==> flow/design.v <==
`timescale 1ns / 1ps
module PCPU(
	input clock,
	input enable,
	input reset,
	input start,
	input [15:0] d_datain,
	input [15:0] i_datain,
	input [3:0] select_y,
	output wire [7:0] d_addr,
	output wire [15:0] d_dataout,
	output wire d_we,
	output wire [7:0] i_addr,
	output reg [15:0] y
);
reg state,next_state;
reg [7:0] pc;
reg [15:0] id_ir,ex_ir,mem_ir,wb_ir;
reg [15:0] reg_A, reg_B, reg_C, reg_C1, smdr, smdr1, ALUo; 
reg dw, zf, nf, cf, cin;
reg [15:0] gr[0:7];
assign d_dataout = smdr1;
assign d_we = dw;
assign d_addr = reg_C[7:0];
assign i_addr = pc;
always @(posedge clock or negedge reset)
	begin
		if (!reset)
			state <= 1'b0;
		else
			state <= next_state;
	end
always @(*)
	begin
		case (state)
			1'b0 : 
				if ((enable == 1'b1) && (start == 1'b1))  
					next_state <= 1'b1;
				else	
					next_state <= 1'b0;
			1'b1 :
				if ((enable == 1'b0) || (wb_ir[15:11] == 5'b00001)) 
					next_state <= 1'b0;
				else
					next_state <= 1'b1;
		endcase
	end
always @(posedge clock or negedge reset)
	begin
		if (!reset)
			begin
				id_ir <= 16'b0000_0000_0000_0000;
				pc <= 8'b0000_0000;
			end
		else if (state ==1'b1)
			begin	
            if((ex_ir[15:11] == 5'b11010 && zf == 1'b1) || (ex_ir[15:11] == 5'b11100 && nf == 1'b1)
				    ||(ex_ir[15:11] == 5'b11011 && zf == 1'b0) || (ex_ir[15:11] == 5'b11101 && nf == 1'b0)
					 ||(ex_ir[15:11] == 5'b11110 && cin == 1'b1) || (ex_ir[15:11] == 5'b11111 && cin == 1'b0)
					 || ex_ir[15:11] == 5'b11001)
					begin
					   pc <= ALUo[7:0];
					   id_ir <= 16'b0; 
				   end
				else if(id_ir[15:11] == 5'b11000)
				   begin
                  pc <= id_ir[7:0];	 
					   id_ir <= 16'b0;
               end
				else if(id_ir[15:11] == 5'b00001)  
					begin 
					   pc <= pc; 
					   id_ir <= id_ir; 
					end		
				else if((id_ir[15:11] == 5'b00010)&&(i_datain[15:11]!=5'b11000)&&(i_datain[15:11]!=5'b00000)&&(i_datain[15:11]!=5'b00001)) 
		         begin
		           if((id_ir[10:8]==i_datain[2:0])&&((i_datain[15:11]==5'b01000)||(i_datain[15:11]==5'b10001)
					   ||(i_datain[15:11]==5'b01010)||(i_datain[15:11]==5'b10010)||(i_datain[15:11]==5'b01100)||(i_datain[15:11]==5'b01101)
						||(i_datain[15:11]==5'b01110)||(i_datain[15:11]==5'b01111)))
			           begin
			             pc <= pc;
			             id_ir <= 16'b0;
			           end
			        else if((id_ir[10:8]==i_datain[6:4])&&((i_datain[15:11]==5'b00010)||(i_datain[15:11]==5'b00011)||(i_datain[15:11]==5'b01000)
				      ||(i_datain[15:11]==5'b10001)||(i_datain[15:11]==5'b01010)||(i_datain[15:11]==5'b10010)||(i_datain[15:11]==5'b01101)
						||(i_datain[15:11]==5'b01110)||(i_datain[15:11]==5'b01111)||(i_datain[15:11]==5'b01100)||(i_datain[15:11]==5'b00100)
						||(i_datain[15:11]==5'b00110)||(i_datain[15:11]==5'b00101)||(i_datain[15:11]==5'b00111)))
			           begin
			             pc <= pc;
			             id_ir <= 16'b0;
			           end
		           else if((id_ir[10:8]==i_datain[10:8])&&((i_datain[15:11]==5'b00011)||(i_datain[15:11]==5'b10000)
				      ||(i_datain[15:11]==5'b01011)||(i_datain[15:11]==5'b11001)||(i_datain[15:11]==5'b11010)||(i_datain[15:11]==5'b11011)
					   ||(i_datain[15:11]==5'b11100)||(i_datain[15:11]==5'b11101)||(i_datain[15:11]==5'b11110)||(i_datain[15:11]==5'b11111)||(i_datain[15:11]==5'b01001)))
			           begin
			             pc <= pc;
			             id_ir <= 16'b0;
			           end
					  else
					     begin
						    pc <= pc + 1'b1;
			             id_ir <= i_datain;
						  end
				   end
				else
				   begin
					   pc <= pc + 1'b1;
					   id_ir <= i_datain;
					end
			end
         else if(state==1'b0)
				begin
				   id_ir <= id_ir;
					pc <= pc;
				end			
	end
always @(posedge clock or negedge reset)
	begin
		if (!reset)
			begin
				ex_ir <= 16'b0000_0000_0000_0000;
				reg_A <= 16'b0000_0000_0000_0000;
				reg_B <= 16'b0000_0000_0000_0000; 
				smdr <= 16'b0000_0000_0000_0000;
			end
		else if(state == 1'b1 && ((ex_ir[15:11]==5'b11010 && zf==1'b1) ||(ex_ir[15:11]==5'b11011 && zf==1'b0) 
		      ||(ex_ir[15:11]==5'b11100 && nf==1'b1) || (ex_ir[15:11]==5'b11101 && nf==1'b0) ||(ex_ir[15:11]==5'b11110 && cin==1'b1)
            ||(ex_ir[15:11]==5'b11111 && cin==1'b0) || ex_ir[15:11]==5'b11001))
              ex_ir <= 16'b0;
      else if (state == 1'b1)
			begin
				ex_ir <= id_ir;
				if ((id_ir[15:11] == 5'b11010) || (id_ir[15:11] == 5'b11011) || (id_ir[15:11] == 5'b11100) || (id_ir[15:11] == 5'b11101) 
				  || (id_ir[15:11] == 5'b11110) || (id_ir[15:11] == 5'b11111) || (id_ir[15:11] == 5'b10000) || (id_ir[15:11] == 5'b01001) 
				  || (id_ir[15:11] == 5'b01011) || (id_ir[15:11] == 5'b11001)) 
				  begin
				   if(id_ir[10:8]==ex_ir[10:8]&&(ex_ir[15:11] == 5'b01000 || ex_ir[15:11] == 5'b10000 || ex_ir[15:11] == 5'b01001 || ex_ir[15:11] == 5'b01010
						  || ex_ir[15:11] == 5'b01011 || ex_ir[15:11] == 5'b10001 || ex_ir[15:11] == 5'b10010 || ex_ir[15:11] == 5'b01101 
						  || ex_ir[15:11] == 5'b01110 || ex_ir[15:11] == 5'b01111 || ex_ir[15:11] == 5'b00100 || ex_ir[15:11] == 5'b00110
						  || ex_ir[15:11] == 5'b00101 || ex_ir[15:11] == 5'b00111 ))
					   reg_A <= ALUo; 
					else if(id_ir[10:8] == mem_ir[10:8]&&(mem_ir[15:11] == 5'b01000 || mem_ir[15:11] == 5'b10000 || mem_ir[15:11] == 5'b01001 
						    || mem_ir[15:11] == 5'b01010 || mem_ir[15:11] == 5'b01011 || mem_ir[15:11] == 5'b10001 
							 || mem_ir[15:11] == 5'b10010 || mem_ir[15:11] == 5'b01101 || mem_ir[15:11] == 5'b01110 || mem_ir[15:11] == 5'b01111 
							 || mem_ir[15:11] == 5'b00100 || mem_ir[15:11] == 5'b00110 || mem_ir[15:11] == 5'b00101 || mem_ir[15:11] == 5'b00111 
							 || mem_ir[15:11] == 5'b00010))
						     begin
							     if(mem_ir[15:11]==5'b00010)   
		                       reg_A <= d_datain;
		                    else
	                          reg_A <= reg_C;  
                       end
               else if(wb_ir[10:8] == id_ir[10:8]&&(wb_ir[15:11] == 5'b01000 || wb_ir[15:11] == 5'b10000 || wb_ir[15:11] == 5'b01001 || wb_ir[15:11] == 5'b01010
						    || wb_ir[15:11] == 5'b01011 || wb_ir[15:11] == 5'b10001 || wb_ir[15:11] == 5'b10010 || wb_ir[15:11] == 5'b01101 
						    || wb_ir[15:11] == 5'b01110 || wb_ir[15:11] == 5'b01111 || wb_ir[15:11] == 5'b00100 || wb_ir[15:11] == 5'b00110
						    || wb_ir[15:11] == 5'b00101 || wb_ir[15:11] == 5'b00111 || wb_ir[15:11] == 5'b00010 ))
                       reg_A <= reg_C1;					
					else
					   reg_A <= gr[(id_ir[10:8])]; 
				  end
				else if(id_ir[15:11] == 5'b00010 || id_ir[15:11] == 5'b00011 || id_ir[15:11] == 5'b01000 || id_ir[15:11] == 5'b01010 
				        || id_ir[15:11] == 5'b10001 || id_ir[15:11] == 5'b10010 || id_ir[15:11] == 5'b01100 || id_ir[15:11] == 5'b01101 
						  || id_ir[15:11] == 5'b01110 || id_ir[15:11] == 5'b01111 || id_ir[15:11] == 5'b00100 || id_ir[15:11] == 5'b00110 
						  || id_ir[15:11] == 5'b00101 || id_ir[15:11] == 5'b00111) 
				    begin
					   if( (ex_ir[15:11] == 5'b01000 || ex_ir[15:11] == 5'b10000 || ex_ir[15:11] == 5'b01001 || ex_ir[15:11] == 5'b01010
						  || ex_ir[15:11] == 5'b01011 || ex_ir[15:11] == 5'b10001 || ex_ir[15:11] == 5'b10010 || ex_ir[15:11] == 5'b01101 
						  || ex_ir[15:11] == 5'b01110 || ex_ir[15:11] == 5'b01111 || ex_ir[15:11] == 5'b00100 || ex_ir[15:11] == 5'b00110
						  || ex_ir[15:11] == 5'b00101 || ex_ir[15:11] == 5'b00111 )&& ex_ir[10:8] == id_ir[6:4])
						    reg_A <= ALUo;
						else if( (mem_ir[15:11] == 5'b01000 || mem_ir[15:11] == 5'b10000 || mem_ir[15:11] == 5'b01001 
						      || mem_ir[15:11] == 5'b01010 || mem_ir[15:11] == 5'b01011 || mem_ir[15:11] == 5'b10001 
							   || mem_ir[15:11] == 5'b10010 || mem_ir[15:11] == 5'b01101 || mem_ir[15:11] == 5'b01110 || mem_ir[15:11] == 5'b01111 
							   || mem_ir[15:11] == 5'b00100 || mem_ir[15:11] == 5'b00110 || mem_ir[15:11] == 5'b00101 || mem_ir[15:11] == 5'b00111 
							   || mem_ir[15:11] == 5'b00010)&& mem_ir[10:8] == id_ir[6:4])
							     if(mem_ir[15:11]==5'b00010)
	                          reg_A <= d_datain;
	                       else
							        reg_A <= reg_C;
						else if( (wb_ir[15:11] == 5'b01000 || wb_ir[15:11] == 5'b10000 || wb_ir[15:11] == 5'b01001 || wb_ir[15:11] == 5'b01010
						    || wb_ir[15:11] == 5'b01011 || wb_ir[15:11] == 5'b10001 || wb_ir[15:11] == 5'b10010 || wb_ir[15:11] == 5'b01101 
						    || wb_ir[15:11] == 5'b01110 || wb_ir[15:11] == 5'b01111 || wb_ir[15:11] == 5'b00100 || wb_ir[15:11] == 5'b00110
						    || wb_ir[15:11] == 5'b00101 || wb_ir[15:11] == 5'b00111 || wb_ir[15:11] == 5'b00010 )&& wb_ir[10:8] == id_ir[6:4])
							 reg_A <= reg_C1;
						else
						    reg_A <= gr[id_ir[6:4]]; 
					 end	
			   else if((mem_ir[15:11]==5'b11010 && zf==1'b1) ||(mem_ir[15:11]==5'b11011 && zf==1'b0) 
		          ||(mem_ir[15:11]==5'b11100 && nf==1'b1) || (mem_ir[15:11]==5'b11101 && nf==1'b0) ||(mem_ir[15:11]==5'b11110 && cin==1'b1)
                ||(mem_ir[15:11]==5'b11111 && cin==1'b0) || mem_ir[15:11]==5'b11001)
                    reg_A <= 16'b0;  
				else if(id_ir[15:11] == 5'b11000)
					reg_A <= 16'b0;
				else
					reg_A <= gr[id_ir[6:4]]; 
				if (id_ir[15:11] == 5'b00010 || id_ir[15:11] == 5'b00011 || id_ir[15:11] == 5'b00100 || (id_ir[15:11] == 5'b00110) 
				  || (id_ir[15:11] == 5'b00101) || (id_ir[15:11] == 5'b00111))
					reg_B <= {12'b0000_0000_0000, id_ir[3:0]}; 
				else if ((id_ir[15:11] == 5'b11010) || (id_ir[15:11] == 5'b11011) || (id_ir[15:11] == 5'b11100) || (id_ir[15:11] == 5'b11101)
				      || (id_ir[15:11] == 5'b11110) || (id_ir[15:11] == 5'b11111)
				      || (id_ir[15:11] == 5'b01001) || (id_ir[15:11] == 5'b01011) || (id_ir[15:11] == 5'b11001))
					reg_B <= {8'b0000_0000, id_ir[7:0]}; 
				else if(id_ir[15:11] == 5'b10000)
				   reg_B <= {id_ir[7:0], 8'b0000_0000}; 
				else if(id_ir[15:11] == 5'b01000 || id_ir[15:11] == 5'b01010 || id_ir[15:11] == 5'b10001 || id_ir[15:11] == 5'b10010 
				    || id_ir[15:11] == 5'b01100 || id_ir[15:11] == 5'b01101 || id_ir[15:11] == 5'b01110 || id_ir[15:11] == 5'b01111)
				   begin
					   if( (ex_ir[15:11] == 5'b01000 || ex_ir[15:11] == 5'b10000 || ex_ir[15:11] == 5'b01001 || ex_ir[15:11] == 5'b01010
						  || ex_ir[15:11] == 5'b01011 || ex_ir[15:11] == 5'b10001 || ex_ir[15:11] == 5'b10010 || ex_ir[15:11] == 5'b01101 
						  || ex_ir[15:11] == 5'b01110 || ex_ir[15:11] == 5'b01111 || ex_ir[15:11] == 5'b00100 || ex_ir[15:11] == 5'b00110
						  || ex_ir[15:11] == 5'b00101 || ex_ir[15:11] == 5'b00111 )&& ex_ir[10:8] == id_ir[2:0])
						    reg_B <= ALUo;
						else if( (mem_ir[15:11] == 5'b01000 || mem_ir[15:11] == 5'b10000 || mem_ir[15:11] == 5'b01001 
						   || mem_ir[15:11] == 5'b00010 || mem_ir[15:11] == 5'b01010 || mem_ir[15:11] == 5'b01011 || mem_ir[15:11] == 5'b10001 
							|| mem_ir[15:11] == 5'b10010 || mem_ir[15:11] == 5'b01101 || mem_ir[15:11] == 5'b01110 || mem_ir[15:11] == 5'b01111
							|| mem_ir[15:11] == 5'b00100 || mem_ir[15:11] == 5'b00110 || mem_ir[15:11] == 5'b00101 || mem_ir[15:11] == 5'b00111 )
							&& mem_ir[10:8] == id_ir[2:0])
                      begin
		                   if(mem_ir[15:11]==5'b00010)
		                       reg_B <= d_datain;
		                   else
		                       reg_B <= reg_C;
                      end
						else if( (wb_ir[15:11] == 5'b01000 || wb_ir[15:11] == 5'b10000 || wb_ir[15:11] == 5'b01001 || wb_ir[15:11] == 5'b01010
						   || wb_ir[15:11] == 5'b01011 || wb_ir[15:11] == 5'b10001 || wb_ir[15:11] == 5'b10010 || wb_ir[15:11] == 5'b01101 
						   || wb_ir[15:11] == 5'b01110 || wb_ir[15:11] == 5'b01111 || wb_ir[15:11] == 5'b00100 || wb_ir[15:11] == 5'b00110
						   || wb_ir[15:11] == 5'b00101 || wb_ir[15:11] == 5'b00111 || wb_ir[15:11] == 5'b00010)&& wb_ir[10:8] == id_ir[2:0])
							 reg_B <= reg_C1;
						else
						    reg_B <= gr[id_ir[2:0]]; 
					 end
				else if((mem_ir[15:11]==5'b11010 && zf==1'b1) ||(mem_ir[15:11]==5'b11011 && zf==1'b0) 
		          ||(mem_ir[15:11]==5'b11100 && nf==1'b1) || (mem_ir[15:11]==5'b11101 && nf==1'b0) ||(mem_ir[15:11]==5'b11110 && cin==1'b1)
                ||(mem_ir[15:11]==5'b11111 && cin==1'b0) || mem_ir[15:11]==5'b11001)
                    reg_B <= 16'b0; 
				else if(id_ir[15:11] == 5'b11000)
				   reg_B <= 16'b0;
				else
					reg_B <= gr[id_ir[2:0]]; 
			   if (id_ir[15:11] == 5'b00011)
				   begin
					  if(id_ir[10:8] == ex_ir[10:8] && (ex_ir[15:11] == 5'b01000 || ex_ir[15:11] == 5'b10000 || ex_ir[15:11] == 5'b01001 
					     || ex_ir[15:11] == 5'b01010 || ex_ir[15:11] == 5'b01011 || ex_ir[15:11] == 5'b10001 || ex_ir[15:11] == 5'b10010 
					     || ex_ir[15:11] == 5'b01101 || ex_ir[15:11] == 5'b01110 || ex_ir[15:11] == 5'b01111 || ex_ir[15:11] == 5'b00100 
					     || ex_ir[15:11] == 5'b00110 || ex_ir[15:11] == 5'b00101 || ex_ir[15:11] == 5'b00111 ))
						   smdr <= ALUo;
					  else if(id_ir[10:8] == mem_ir[10:8] && (mem_ir[15:11] == 5'b01000 || mem_ir[15:11] == 5'b10000 
					     || mem_ir[15:11] == 5'b01001 || mem_ir[15:11] == 5'b01010 || mem_ir[15:11] == 5'b01011 || mem_ir[15:11] == 5'b10001 
						  || mem_ir[15:11] == 5'b10010 || mem_ir[15:11] == 5'b01101 || mem_ir[15:11] == 5'b01110 || mem_ir[15:11] == 5'b01111
						  || mem_ir[15:11] == 5'b00100 || mem_ir[15:11] == 5'b00110 || mem_ir[15:11] == 5'b00101 || mem_ir[15:11] == 5'b00111
						  || mem_ir[15:11] == 5'b00010))
						   begin
		                  if(mem_ir[15:11]==5'b00010)
		                      smdr <= d_datain;
		                  else
		                      smdr <= reg_C;                  
                     end
					  else if(id_ir[10:8] == wb_ir[10:8] && (wb_ir[15:11] == 5'b01000 || wb_ir[15:11] == 5'b10000 
					     || wb_ir[15:11] == 5'b00010 || wb_ir[15:11] == 5'b01001 || wb_ir[15:11] == 5'b01010 || wb_ir[15:11] == 5'b01011 
						  || wb_ir[15:11] == 5'b10001 || wb_ir[15:11] == 5'b10010 || wb_ir[15:11] == 5'b01101 || wb_ir[15:11] == 5'b01110 
						  || wb_ir[15:11] == 5'b01111 || wb_ir[15:11] == 5'b00100 || wb_ir[15:11] == 5'b00110 || wb_ir[15:11] == 5'b00101 
						  || wb_ir[15:11] == 5'b00111 ))
						   smdr <= reg_C1;
					  else
					      smdr <= gr[id_ir[10:8]];
					end
				else
				    smdr <= gr[id_ir[10:8]];
			end
   end
reg signed [15:0] reg_A1; 
always @(*)
begin
  reg_A1 <= reg_A;
end
always @(*)
	begin
	  if(ex_ir[15:11] == 5'b01000 || ex_ir[15:11] == 5'b10000 || ex_ir[15:11] == 5'b01001) 
	     {cf, ALUo} <= reg_A + reg_B;
	  else if(ex_ir[15:11] == 5'b01100 || (ex_ir[15:11] == 5'b01010) || (ex_ir[15:11] == 5'b01011))
	     {cf, ALUo} <= reg_A - reg_B;
	  else if(ex_ir[15:11] == 5'b10001)
	     {cf, ALUo} <= reg_A + reg_B + cin;
	  else if(ex_ir[15:11] == 5'b10010)
	     {cf, ALUo} <= reg_A - reg_B - cin;
     else if(ex_ir[15:11] == 5'b01101)
        {cf, ALUo} <= reg_A & reg_B; 	  
	  else if(ex_ir[15:11] == 5'b01110)
	     {cf, ALUo} <= reg_A | reg_B;
	  else if(ex_ir[15:11] == 5'b01111)
	     {cf, ALUo} <= reg_A ^ reg_B;
	  else if(ex_ir[15:11] == 5'b00100)
	     {cf, ALUo} <= reg_A << reg_B;
	  else if(ex_ir[15:11] == 5'b00110)
	     {cf, ALUo} <= reg_A >> reg_B;
	  else if(ex_ir[15:11] == 5'b00101)
	     {cf, ALUo} <= reg_A <<< reg_B;
	  else if(ex_ir[15:11] == 5'b00111)
	     {cf, ALUo} <= reg_A1 >>> reg_B;
	  else if(ex_ir[15:11] == 5'b00010 || ex_ir[15:11] == 5'b00011 
	         || ex_ir[15:11] == 5'b11100 || ex_ir[15:11] == 5'b11101 || ex_ir[15:11] == 5'b11010 || ex_ir[15:11] == 5'b11011
				|| ex_ir[15:11] == 5'b11110 || ex_ir[15:11] == 5'b11111 || ex_ir[15:11] == 5'b11001)
		  {cf, ALUo} <= reg_A + reg_B;
	  else 
	     {cf, ALUo} <= 17'b0;
	end		
always @(posedge clock or negedge reset)
	begin
		if (!reset)
			begin
				mem_ir <= 16'b0000_0000_0000_0000;
				reg_C <= 16'b0000_0000_0000_0000;
				smdr1 <= 16'b0000_0000_0000_0000;
				zf <= 1'b0;
				nf <= 1'b0;
				cin <= 1'b0;
				dw <= 1'b0;
			end	
	   else if (state == 1'b1)
			begin
				mem_ir <= ex_ir;
				reg_C <= ALUo;
				if ((ex_ir[15:11] == 5'b01000) || (ex_ir[15:11] == 5'b01100) || (ex_ir[15:11] == 5'b10000) || (ex_ir[15:11] == 5'b01001) 
				 || (ex_ir[15:11] == 5'b10001) || (ex_ir[15:11] == 5'b01010) || (ex_ir[15:11] == 5'b01011) || (ex_ir[15:11] == 5'b10010))
					begin
						if (ALUo == 16'b0000_0000_0000_0000)
							zf <= 1'b1; 
						else
							zf <= 1'b0;
						if (ALUo[15] == 1'b1) 
							nf <= 1'b1;
						else
							nf <= 1'b0;
					end
				else
				  begin
				     zf <= zf;
					  nf <= nf;
				  end
				if ((ex_ir[15:11] == 5'b01000) || (ex_ir[15:11] == 5'b10000) || (ex_ir[15:11] == 5'b01001) || (ex_ir[15:11] == 5'b10001)
				 || (ex_ir[15:11] == 5'b01010) || (ex_ir[15:11] == 5'b01011) || (ex_ir[15:11] == 5'b10010))					
					  cin <= cf;
				else
					  cin <= cin; 
				if (ex_ir[15:11] == 5'b00011)
					begin
						dw <= 1'b1; 
						smdr1 <= smdr;
					end
				else
				   begin
					   dw <= 1'b0;
						smdr1 <= 16'b0;
					end
			end
   end	  
always @(posedge clock or negedge reset)
	begin
		if (!reset)
			begin
				wb_ir <= 16'b0000_0000_0000_0000;
				reg_C1 <= 16'b0000_0000_0000_0000;
			end	
		else if (state == 1'b1)
			begin
				wb_ir <= mem_ir;
				if (mem_ir[15:11] == 5'b00010)
						reg_C1 <= d_datain;
				else
						reg_C1 <= reg_C;
			end
   end		
always @(posedge clock or negedge reset)
	begin
		if (!reset)
			begin
				gr[7] <= 16'b0000_0000_0000_0000;
				gr[6] <= 16'b0000_0000_0000_0000;
				gr[5] <= 16'b0000_0000_0000_0000;
				gr[4] <= 16'b0000_0000_0000_0000;
				gr[3] <= 16'b0000_0000_0000_0000;
				gr[2] <= 16'b0000_0000_0000_0000;
				gr[1] <= 16'b0000_0000_0000_0000;
				gr[0] <= 16'b0000_0000_0000_0000;
			end	
		else if (state == 1'b1)
			begin
				if ((wb_ir[15:11] == 5'b00010) || (wb_ir[15:11] == 5'b01000) || (wb_ir[15:11] == 5'b10000) || (wb_ir[15:11] == 5'b01001)
				 || (wb_ir[15:11] == 5'b10001) || (wb_ir[15:11] == 5'b01010) || (wb_ir[15:11] == 5'b01011) || (wb_ir[15:11] == 5'b10010)
				 ||(wb_ir[15:11] == 5'b01101) ||(wb_ir[15:11] == 5'b01110) ||(wb_ir[15:11] == 5'b01111) || (wb_ir[15:11] == 5'b00100)
				 ||(wb_ir[15:11] == 5'b00110) ||(wb_ir[15:11] == 5'b00101) || (wb_ir[15:11] == 5'b00111))
					gr[wb_ir[10:8]] <= reg_C1; 
				else
				   gr[wb_ir[10:8]] <= gr[wb_ir[10:8]];
			end
   end		
always @(*)
begin
	case(select_y)
		4'b0000: y <= pc;
		4'b0001: y <= id_ir;
		4'b0010: y <= reg_A;
		4'b0011: y <= reg_B;
		4'b0100: y <= reg_C;
		4'b0101: y <= reg_C1;
		4'b0110: y <= {15'b000000000000000,zf};
		4'b0111: y <= {15'b000000000000000,cin};
		4'b1000: y <= {15'b000000000000000,nf};
		4'b1001: y <= gr[1];
		4'b1010: y <= gr[2];
		4'b1011: y <= gr[3];
		4'b1100: y <= gr[4];
		4'b1101: y <= gr[5];
		4'b1110: y <= gr[6];
		4'b1111: y <= gr[7];
endcase
end
endmodule
Step by step through the tools: PCPU. Tool output for the design above, in the order of the flow. Lines are those of the file above, counted from 1. Library cell names are shortened. Not given: -

Top module: PCPU. Clock port: clock. Library: sky130hd. Library corner: tt_025C_1v80.

Elaborated design. Source: Yosys, flattened and elaborated. Widths are those after wreduce. Registers that Yosys merges into a memory's read port (data or address) are not register bits. Print and check cells do not count.

The entry for output and inout bits reads 49. For register bits after elaboration the number is 301. For input port bits the number is 40. The figure for elaborated cells is 541.

The figure for reductions and logical operators is 237. Under eq/ne operators stands 174. The figure for multiplexer cells is 88. For bitwise gates (word level) the number is 9. The figure for shift-type cells is 4. The figure for add/sub/neg operators is 5.

Operators with widths (count): 16-bit two-way mux (58); 16-bit parallel mux with 8-bit select (3); 16-bit parallel mux with 16-bit select (1); 5-bit == test with constant B (44); 17-bit two-way mux (12); 5-bit by 4-bit == test with 1-bit output with constant B (38); 1-bit logical OR (186); 16-bit parallel mux with 7-bit select (1); 5-bit by 3-bit == test with 1-bit output with constant B (20); 8-bit two-way mux (7); 3-bit == test with constant B (16); 5-bit by 2-bit == test with 1-bit output with constant B (8); 3-bit == test (13); 4-bit == test with constant B (8); 1-bit logical AND (30); 2-bit AND reduction (12); 3-bit by 2-bit == test with 1-bit output with constant B (8); 16-bit by 16-bit adder with 17-bit output (1); 16-bit by 16-bit subtractor with 17-bit output (1); 16-bit by 16-bit << shifter with 17-bit output (1); 16-bit by 16-bit >> shifter with 17-bit output (1); 16-bit by 16-bit <<< shifter with 17-bit output (1); 16-bit by 16-bit >>> shifter with 17-bit output (1); 17-bit by 1-bit adder with 17-bit output (1); 17-bit by 1-bit subtractor with 17-bit output (1); 16-bit bitwise AND (1); 16-bit bitwise OR (1); 16-bit bitwise XOR (1).

Not listed: further kinds 19, cells in them 41.

Depth. Longest topological path by Yosys (ltp), each cell counted once; first at word level (registers and memories cut), then after technology mapping (sequential cells cut; the memories' decode and read muxes count).

Under word-level depth stands 26. ABC_AREA: 0. The figure for mapped depth is 18. For mapped depth without buffers the number is 15.

Mapped cells and area. Yosys stat after the flow's synthesis: flattened, memories mapped to cells. It holds for the ABC_AREA given above (unset counts as 0); a run with the other value may have another netlist. Totals and module areas in this step are rounded.

The entry for sequential part of the area reads 6930 µm². The figure for cells in the netlist is 3175. Buffer cells: 280. The figure for mapped flip-flops is 277. Under cell area after synthesis stands 25700 µm².

Cells by type: dfrtp_1 (count 277, total area 6.93E+03 µm²); mux4_2 (count 73, total area 1.64E+03 µm²); o21ai_0 (count 304, total area 1.52E+03 µm²); nand2_1 (count 352, total area 1.32E+03 µm²); mux2i_1 (count 112, total area 1.12E+03 µm²); nor2_1 (count 293, total area 1.1E+03 µm²); a21oi_1 (count 207, total area 1.04E+03 µm²); clkbuf_1 (count 213, total area 799.517 µm²); mux2_2 (count 71, total area 799.517 µm²); a22o_1 (count 90, total area 788.256 µm²); ha_1 (count 53, total area 663.136 µm²); a221oi_1 (count 74, total area 648.122 µm²); nand3_1 (count 86, total area 430.413 µm²); xor2_1 (count 44, total area 385.37 µm²); o211ai_1 (count 48, total area 360.346 µm²); a211oi_1 (count 46, total area 345.331 µm²); a22oi_1 (count 46, total area 345.331 µm²); inv_1 (count 90, total area 337.824 µm²).

Not listed: further types 83, cells in them 696.

Worst setup path after synthesis. Path of least setup slack by OpenSTA after synthesis, without wires, with an ideal clock, recovery checks aside; 20% of the period is set as input and as output delay. Where synthesis merged equal registers, the netlist keeps one of their names.

Kind: register to register. Start: reg reg_B[2]. End: reg zf. For library setup time the number is 0.077 ns. The figure for buffers on the path is 4. For launch time at the first pin the number is 0.000 ns. For data arrival time the number is 4.140 ns. Under clock period stands 5.5 ns. The figure for path delay is 4.217 ns. Path slack: 1.283 ns. The figure for driving pins on the path is 18. For required time the number is 5.423 ns. Under synthesis period reached stands 4.217 ns.

"path delay" is the arrival time less input delay plus setup time. "driving pins on the path": output pins that drive a net of the path, with the launching flip-flop's if there is one; two outputs of one cell count as two. "synthesis period reached" = period - worst setup slack (recovery checks aside). The figure is calculated, with input and output delays left at 20% of the set period. The rows between start and end are the longest chain of elaborated cells between them; the timing report does not say that the signal goes this way. Where chains are equally long, one stands for them. Each line given opens the expression or statement behind the cell; cells for indexed reads and writes are added by Yosys, which also makes memories of some case tables. At most two assigning lines are given for a register; there are more.

Path through: dfrtp_1 -> buf_2 -> inv_2 -> buf_2 -> buf_1 -> ha_1 -> buf_6 -> a21o_1 -> a31oi_1 -> nand4_1 -> nor4_2 -> nor4b_4 -> xnor2_1 -> nor2_1 -> a2111oi_2 -> nor4b_1 -> nand4_1 -> o21ai_1. Under cells in the longest elaborated chain stands 15. The figure for elaborated cells between the ends (all ways) is 25. Those cells by class: add/sub (4); shift (4); mux (13); logic (3); reduce/logical (1).

RTL lines, path post-synthesis: start, declared (RTL line 19) `reg [15:0] reg_A, reg_B, reg_C, reg_C1, smdr, smdr1, ALUo;`; start, assigned (RTL line 198) `reg_B <= {12'b0000_0000_0000, id_ir[3:0]};`; start, assigned (RTL line 202) `reg_B <= {8'b0000_0000, id_ir[7:0]};`; 16-bit by 16-bit adder with 17-bit output (RTL line 303) `{cf, ALUo} <= reg_A + reg_B;`; 17-bit two-way mux (RTL line 300) `else if(ex_ir[15:11] == 5'b00010 || ex_ir[15:11] == 5'b00011`; 17-bit two-way mux (RTL line 298) `else if(ex_ir[15:11] == 5'b00111)`; 17-bit two-way mux (RTL line 296) `else if(ex_ir[15:11] == 5'b00101)`; 17-bit two-way mux (RTL line 294) `else if(ex_ir[15:11] == 5'b00110)`; 17-bit two-way mux (RTL line 292) `else if(ex_ir[15:11] == 5'b00100)`; 17-bit two-way mux (RTL line 290) `else if(ex_ir[15:11] == 5'b01111)`; 17-bit two-way mux (RTL line 288) `else if(ex_ir[15:11] == 5'b01110)`; 17-bit two-way mux (RTL line 286) `else if(ex_ir[15:11] == 5'b01101)`; 17-bit two-way mux (RTL line 284) `else if(ex_ir[15:11] == 5'b10010)`; 17-bit two-way mux (RTL line 282) `else if(ex_ir[15:11] == 5'b10001)`; 17-bit two-way mux (RTL line 280) `else if(ex_ir[15:11] == 5'b01100 || (ex_ir[15:11] == 5'b01010) || (ex_ir[15:11] == 5'b01011))`; 17-bit two-way mux (RTL line 278) `if(ex_ir[15:11] == 5'b01000 || ex_ir[15:11] == 5'b10000 || ex_ir[15:11] == 5'b01001)`; 16-bit zero test (RTL line 326) `if (ALUo == 16'b0000_0000_0000_0000)`; 1-bit two-way mux (RTL line 326); end, assigned (RTL line 327) `zf <= 1'b1;`; end, assigned (RTL line 337) `zf <= zf;`; end, declared (RTL line 20) `reg dw, zf, nf, cf, cin;`.

Path in the finished layout. From the final timing report of stored run 1: the path of least setup slack in the routed layout; clock arrival at registers is part of the times.

Kind: input to output. Start: in select_y[0]. End: out y[5]. The figure for buffers on the path is 3. The figure for input delay is 1.05 ns. The figure for driving pins on the path is 8. For data arrival time the number is 3.98 ns. Path slack: 0.21 ns. For launch time at the first pin the number is 1.05 ns. Output delay: 1.05 ns. Under clock period stands 5.23 ns. For required time the number is 4.18 ns.

The rows between start and end are the longest chain of elaborated cells between them; the timing report does not say that the signal goes this way. Where chains are equally long, one stands for them.

Path through: clkdlybuf4s50_1 -> nand2b_1 -> nor2_1 -> buf_4 -> a22o_1 -> a221oi_1 -> a31oi_1 -> clkdlybuf4s50_1. Under cells in the longest elaborated chain stands 2. The figure for elaborated cells between the ends (all ways) is 17. RTL lines with such cells: 1. Those cells by class: eq/ne (15); mux (1); reduce/logical (1).

RTL lines, path after layout: start, declared (RTL line 9) `input [3:0] select_y,`; 4-bit == test (RTL line 399) `case(select_y)`; 16-bit parallel mux with 16-bit select (RTL line 399); end, declared (RTL line 14) `output reg [15:0] y`.

Subject: flow runs of PCPU

Hi,

Measured data: module PCPU, platform sky130hd, 2 stored runs of the flow under differing settings, order arbitrary. Input and output delays are each 20% of the period that was set; the output load is 0.01 pF. "achieved period" means the clock period less the worst setup slack. The figure is calculated, with input and output delays left at 20% of the set period. "power" is the tool's figure for a default switching activity; nothing was simulated. Results are given in rounded form.

Files of stored run 1:
==> flow/run.sh <==
#!/bin/bash
# the make line also repeats the synthesis and layout settings of config.mk as NAME=value (left out here)
make -C /OpenROAD-flow-scripts/flow DESIGN_CONFIG=/design/flow/config.mk WORK_HOME=/design/flow/orfs CLKGATE_MAP_FILE= finish
==> flow/config.mk <==
export PLATFORM = sky130hd
export DESIGN_NAME = PCPU
export DESIGN_NICKNAME = PCPU
export VERILOG_FILES = /design/flow/design.v
export SDC_FILE = /design/flow/constraint.sdc
export NUM_CORES = 4
export LEC_CHECK = 0
export CAP_MARGIN = 20
export CORE_MARGIN = 2
export CORE_UTILIZATION = 55
export SLEW_MARGIN = 20
==> flow/constraint.sdc <==
create_clock -name core_clock -period 5.23 [get_ports {clock}]
set_input_delay 1.0460 -clock core_clock [delete_from_list [all_inputs] [get_ports {clock}]]
set_output_delay 1.0460 -clock core_clock [all_outputs]
set_load 0.01 [all_outputs]

Results of stored run 1. The standard-cell area after layout stands at 28600 µm². For the utilization of the finished layout the run shows 0.618. The post-route setup TNS stands at 0.000 ns. The power comes to 24.1 mW. The measured lowest setup slack is 0.207 ns. The synthesized cell area stands at 25700 µm². The achieved period is 5.023 ns. The die size reads 48500 µm².

Files of stored run 2:
==> flow/run.sh <==
#!/bin/bash
# the make line also repeats the synthesis and layout settings of config.mk as NAME=value (left out here)
make -C /OpenROAD-flow-scripts/flow DESIGN_CONFIG=/design/flow/config.mk WORK_HOME=/design/flow/orfs CLKGATE_MAP_FILE= finish
==> flow/config.mk <==
export PLATFORM = sky130hd
export DESIGN_NAME = PCPU
export DESIGN_NICKNAME = PCPU
export VERILOG_FILES = /design/flow/design.v
export SDC_FILE = /design/flow/constraint.sdc
export NUM_CORES = 4
export LEC_CHECK = 0
export ABC_AREA = 0
export CAP_MARGIN = 20
export CELL_PAD_IN_SITES_DETAIL_PLACEMENT = 2
export CORE_MARGIN = 9
export CORE_UTILIZATION = 56
export HOLD_SLACK_MARGIN = -0.03
export MAX_ROUTING_LAYER = met5
export PLACE_DENSITY_LB_ADDON = 0.06
export SETUP_SLACK_MARGIN = 0.17
export SLEW_MARGIN = 15
==> flow/constraint.sdc <==
create_clock -name core_clock -period 8.24 [get_ports {clock}]
set_input_delay 1.6480 -clock core_clock [delete_from_list [all_inputs] [get_ports {clock}]]
set_output_delay 1.6480 -clock core_clock [all_outputs]
set_load 0.01 [all_outputs]

Outcome of stored run 2: stopped before the end: placement reported DPL-0033.

Regards
